==> flow/design.v <==
module apb_dut (
  input  wire        PSEL,
  input  wire        PENABLE,
  input  wire [31:0] PADDR,
  input  wire        PWRITE,
  input  wire [31:0] PWDATA,
  input  wire        PCLK,
  input  wire        PRESET,
  output reg  [31:0] PRDATA,
  output reg         PREADY,
  output reg         PSLVERR
);
  parameter IDLE   = 2'b00;
  parameter SETUP  = 2'b01;
  parameter ACCESS = 2'b10;
  reg [1:0] ps, ns;  
  reg [31:0] mem [31:0];  
  reg        mem_we;      
  always @(posedge PCLK) begin
    if (PRESET) begin
      ps <= IDLE;
    end else begin
      ps <= ns;
    end
  end
  always @(posedge PCLK) begin
    if (mem_we) begin
      mem[PADDR[4:0]] <= PWDATA;
    end
  end
  always @(*) begin
    ns      = ps;
    PREADY  = 1'b0;  
    PSLVERR = 1'b0;  
    mem_we  = 1'b0;
    PRDATA  = mem[PADDR[4:0]];
    case (ps)
      IDLE: begin
        if (PSEL == 1'b1 && PENABLE == 1'b0) begin
          ns = SETUP;
        end else begin
          ns = IDLE;
        end
      end
      SETUP: begin
        if (PSEL == 1'b1 && PENABLE == 1'b1) begin
          ns     = ACCESS;
          PREADY = 1'b1;  
          if (PADDR >= 32) begin  
            PSLVERR = 1'b1;
          end else begin
            if (PWRITE) begin
              mem_we = 1'b1;
            end
          end
        end else if (PSEL == 1'b1 && PENABLE == 1'b0) begin
          ns = SETUP;
        end else begin
          ns = IDLE;
        end
      end
      ACCESS: begin
        PREADY = 1'b1;  
        if (PADDR >= 32) begin
          PSLVERR = 1'b1;
        end
        if (PSEL == 1'b1 && PENABLE == 1'b0) begin
          ns = SETUP;
        end else if (PSEL == 1'b0 && PENABLE == 1'b0) begin
          ns = IDLE;
        end else begin
          ns = IDLE;
        end
      end
      default: ns = IDLE;
    endcase
  end
endmodule
* From RTL to reports: apb_dut
What the tools print for apb_dut, step after step.
Lines are those of the file above, counted from 1.
Operators: Yosys type, input widths -> output width; for muxes data width and select width s.
Library cell names are shortened.
Not given: --
- Top :: apb_dut
- Clock port :: PCLK
- Cell library :: sky130hd
- Timing corner :: tt_025C_1v80

* After elaboration
Counts by Yosys on the flattened word-level netlist (proc, flatten, opt, wreduce; memories kept). Register bits leave out memories and registers merged into their read ports (data or address); mux counts leave out enables and synchronous resets folded into registers. Print and check cells are left out. Cells with the same type and inputs are merged into one.
Yosys's memory passes give these memory sizes; they may raise the number of words (mostly to a power of two), join words into wider ones and drop unused or constant bits.
- Muxes and demuxes :: 15
- Eq/ne operators :: 2
- Add/sub/neg operators :: 0
- Reduce/logical cells :: 4
- Order comparisons :: 1
- Bitwise logic cells :: 1
- Multiply operators :: 0
- Div/mod/pow operators :: 0
- Shifts and indexed selects :: 0
** Operators with widths (count)
- $ge 32x6->1 const B :: 1
- $mux 32 :: 1
- $mux 1 :: 9
- $mux 5 :: 1
- $pmux 2 s2 :: 1
- $pmux 1 s2 :: 2
- $logic_and 1x1->1 :: 2
- $eq 2x1->1 const B :: 1
- $eq 2x2->1 const B :: 1
- $logic_not 2->1 :: 1
- $reduce_or 2->1 :: 1
- $mux 2 :: 1
- $not 1->1 :: 1
- Memories :: 1
- Register bits :: 2
- Clocked read ports x word width :: 0
- Bits in writable memories :: 1024
- Input bits :: 69
- Output and inout port bits :: 34
- Bits in latches :: 0
- Bits in read-only memories :: 0
** Memories
- mem :: depth 32, bits a word 32, read ports 1, wr ports 1, RTL line 17 : reg [31:0] mem [31:0];

* Logic depth
Depth = most cells in a row (Yosys ltp): at word level without a register or memory, in the mapped netlist without a sequential cell, where the memories' decode and read muxes count.
- Depth in word-level cells :: 5
- ABC_AREA :: 1
- Mapped depth :: 11

* Netlist
Yosys stat after the flow's synthesis: flattened, memories mapped to cells. It holds for the ABC_AREA given above (unset counts as 0); a run with the other value may have another netlist.
The area totals of this step are shown rounded.
- Mapped cells :: 4100
- Mapped flip-flops :: 1026
- Chip area (Yosys) :: 42560 µm²
- Buffer cells :: 194
- Sequential area :: 30790 µm²
** Cell types (count)
- edfxtp_1 :: 1024
- nand2_1 :: 2730
- nor2_1 :: 117
- clkbuf_1 :: 101
- buf_2 :: 69
- nor3_4 :: 7
- buf_1 :: 15
- inv_2 :: 13
- buf_4 :: 6
- dfxtp_1 :: 2
- buf_6 :: 3
- nand3_1 :: 5
- nor3_1 :: 3
- inv_1 :: 3
- inv_4 :: 1
- a21oi_1 :: 1

* Path before layout
Path of least setup slack by OpenSTA after synthesis, without wires, with an ideal clock, recovery checks aside; 20% of the period is set as input and as output delay. Where synthesis merged equal registers, the netlist keeps one of their names.
- Path kind :: input-to-reg
- Start point :: input port PADDR[1]
- End point :: memory mem[10][0]
- Buffers on the path :: 3
- Slack :: 693 ps
- Clock period :: 4200 ps
- Input delay :: 840 ps
- Setup time :: 421 ps
- Data arrival time :: 3086 ps
- Stages :: 7
- Delay of the path :: 2667 ps
- Data required time :: 3779 ps
- Synthesis period reached :: 3507 ps
"delay of the path" = arrival - input delay + setup time.
"stages" counts driving pins, that of a launching flip-flop among them; a cell with two outputs on the path counts twice.
"synthesis period reached" = period - worst setup slack (recovery checks aside). The figure is calculated, with input and output delays left at 20% of the set period.
Between the ends stands the longest chain of elaborated cells between them, by number of cells; it is not shown to be the way that was timed. Of several equally long chains one is given.
A line is the first line of the expression or statement that the cell stems from. Yosys adds cells for indexed reads and writes and turns some case tables into memories.
Only ways into the end's enable, where the timed path ends, are counted here.
- Cells stage by stage :: buf_2 -> inv_2 -> buf_2 -> clkbuf_1 -> nor2_1 -> nand3_1 -> nor2_1
- Cells in the longest elaborated chain :: 5
** Ends and longest elaborated chain, after synthesis
- start: declaration :: RTL line 4 : input  wire [31:0] PADDR,
- $ge 32x6->1 :: RTL line 49 : if (PADDR >= 32) begin
- $mux 1 :: RTL line 49
- $mux 1 :: RTL line 46 : if (PSEL == 1'b1 && PENABLE == 1'b1) begin
- $mux 1 :: RTL line 37 : case (ps)
- $mux 5 :: RTL line 27 : if (mem_we) begin
- end: declaration :: RTL line 17 : reg [31:0] mem [31:0];

* Timing after layout
From the final timing report of run 1: the path of least setup slack in the routed layout; clock arrival at registers is part of the times.
The report prints the path's times to 10 ps; the period is as set.
- Path kind :: input-to-output
- Start point :: input port PADDR[0]
- End point :: output port PRDATA[12]
- Stages :: 14
- Data arrival time :: 2470 ps
- Data required time :: 2490 ps
- Input delay :: 620 ps
- Clock period :: 3110 ps
- External output delay :: 620 ps
- Buffers on the path :: 6
- Slack :: 20 ps
Between the ends stands the longest chain of elaborated cells between them, by number of cells; it is not shown to be the way that was timed. Of several equally long chains one is given.
A memory read counts as a cell of the chain, while the word-level depth stops at memories.
- Cells stage by stage :: buf_16 -> buf_16 -> buf_12 -> buf_16 -> buf_16 -> nand2_4 -> nand2_2 -> nand2_2 -> nand2_2 -> nand2_2 -> nand2_4 -> nor2_4 -> nand2_4 -> buf_6
- Cells in the longest elaborated chain :: 1
** Ends and longest elaborated chain, after layout
- start: declaration :: RTL line 4 : input  wire [31:0] PADDR,
- $mem_v2 32x32 :: RTL line 17 : reg [31:0] mem [31:0];
- end: declaration :: RTL line 9 : output reg  [31:0] PRDATA,

Subject: apb_dut on sky130hd, stored results

Hello all,

Module apb_dut, platform sky130hd: 2 stored runs of the flow (Yosys, OpenROAD) with differing settings, in no particular order. Input and output delays are each 20% of the period that was set; the output load is 0.01 pF.
By "time of the worst setup path" is meant the share of the clock period that the worst setup path is allowed (20% is reserved at inputs, 20% at outputs), minus its slack. Clock arrival times at its registers enter into it.
"power consumption" rests on the timing tool's default activity at the inputs, not on a simulated workload.
"time of the worst setup path" is known to 10 ps.
Measured values are rounded.

* Run 1
** Files
==> flow/run.sh <==
#!/bin/bash
# the make line also repeats the synthesis and layout settings of config.mk as NAME=value (left out here)
make -C /OpenROAD-flow-scripts/flow DESIGN_CONFIG=/design/flow/config.mk WORK_HOME=/design/flow/orfs CLKGATE_MAP_FILE= finish
==> flow/config.mk <==
export PLATFORM = sky130hd
export DESIGN_NAME = apb_dut
export DESIGN_NICKNAME = apb_dut
export VERILOG_FILES = /design/flow/design.v
export SDC_FILE = /design/flow/constraint.sdc
export NUM_CORES = 4
export LEC_CHECK = 0
export ABC_AREA = 1
export CAP_MARGIN = 20
export CELL_PAD_IN_SITES_DETAIL_PLACEMENT = 1
export CORE_MARGIN = 3
export CORE_UTILIZATION = 16
export CTS_CLUSTER_SIZE = 76
export GPL_TIMING_DRIVEN = 0
export MIN_ROUTING_LAYER = met2
export PLACE_DENSITY_LB_ADDON = 0.03
export SETUP_SLACK_MARGIN = 0.28
export SLEW_MARGIN = 20
export TNS_END_PERCENT = 25
==> flow/constraint.sdc <==
create_clock -name core_clock -period 3.11 [get_ports {PCLK}]
set_input_delay 0.6220 -clock core_clock [delete_from_list [all_inputs] [get_ports {PCLK}]]
set_output_delay 0.6220 -clock core_clock [all_outputs]
set_load 0.01 [all_outputs]
** Results
- Power consumption :: 0.03421 W
- Die footprint :: 272200 µm²
- Final worst hold slack :: 78 ps
- Utilization after layout :: 22.2%
- Summed negative setup slack :: 0 ps
- Worst setup slack after layout :: 20 ps
- Chip area after synthesis (Yosys) :: 42560 µm²
- Time of the worst setup path :: 1850 ps
- Critical path type :: input-to-output

* Run 2
** Files
==> flow/run.sh <==
#!/bin/bash
# the make line also repeats the synthesis and layout settings of config.mk as NAME=value (left out here)
make -C /OpenROAD-flow-scripts/flow DESIGN_CONFIG=/design/flow/config.mk WORK_HOME=/design/flow/orfs CLKGATE_MAP_FILE= finish
==> flow/config.mk <==
export PLATFORM = sky130hd
export DESIGN_NAME = apb_dut
export DESIGN_NICKNAME = apb_dut
export VERILOG_FILES = /design/flow/design.v
export SDC_FILE = /design/flow/constraint.sdc
export NUM_CORES = 4
export LEC_CHECK = 0
export ABC_AREA = 1
export CAP_MARGIN = 20
export CORE_MARGIN = 2
export CORE_UTILIZATION = 30
export CTS_CLUSTER_DIAMETER = 384
export CTS_CLUSTER_SIZE = 77
export GPL_ROUTABILITY_DRIVEN = 0
export GPL_TIMING_DRIVEN = 0
export MIN_ROUTING_LAYER = met2
export PLACE_DENSITY_LB_ADDON = 0.0
export SLEW_MARGIN = 0
export TNS_END_PERCENT = 75
==> flow/constraint.sdc <==
create_clock -name core_clock -period 2.74 [get_ports {PCLK}]
set_input_delay 0.5480 -clock core_clock [delete_from_list [all_inputs] [get_ports {PCLK}]]
set_output_delay 0.5480 -clock core_clock [all_outputs]
set_load 0.01 [all_outputs]
** Results
- Power consumption :: 0.02667 W
- Die footprint :: 144900 µm²
- Final worst hold slack :: 28 ps
- Utilization after layout :: 36.7%
- Summed negative setup slack :: -2319 ps
- Worst setup slack after layout :: -184 ps
- Chip area after synthesis (Yosys) :: 42560 µm²
- Time of the worst setup path :: 1830 ps
- Critical path type :: input-to-output

Thanks
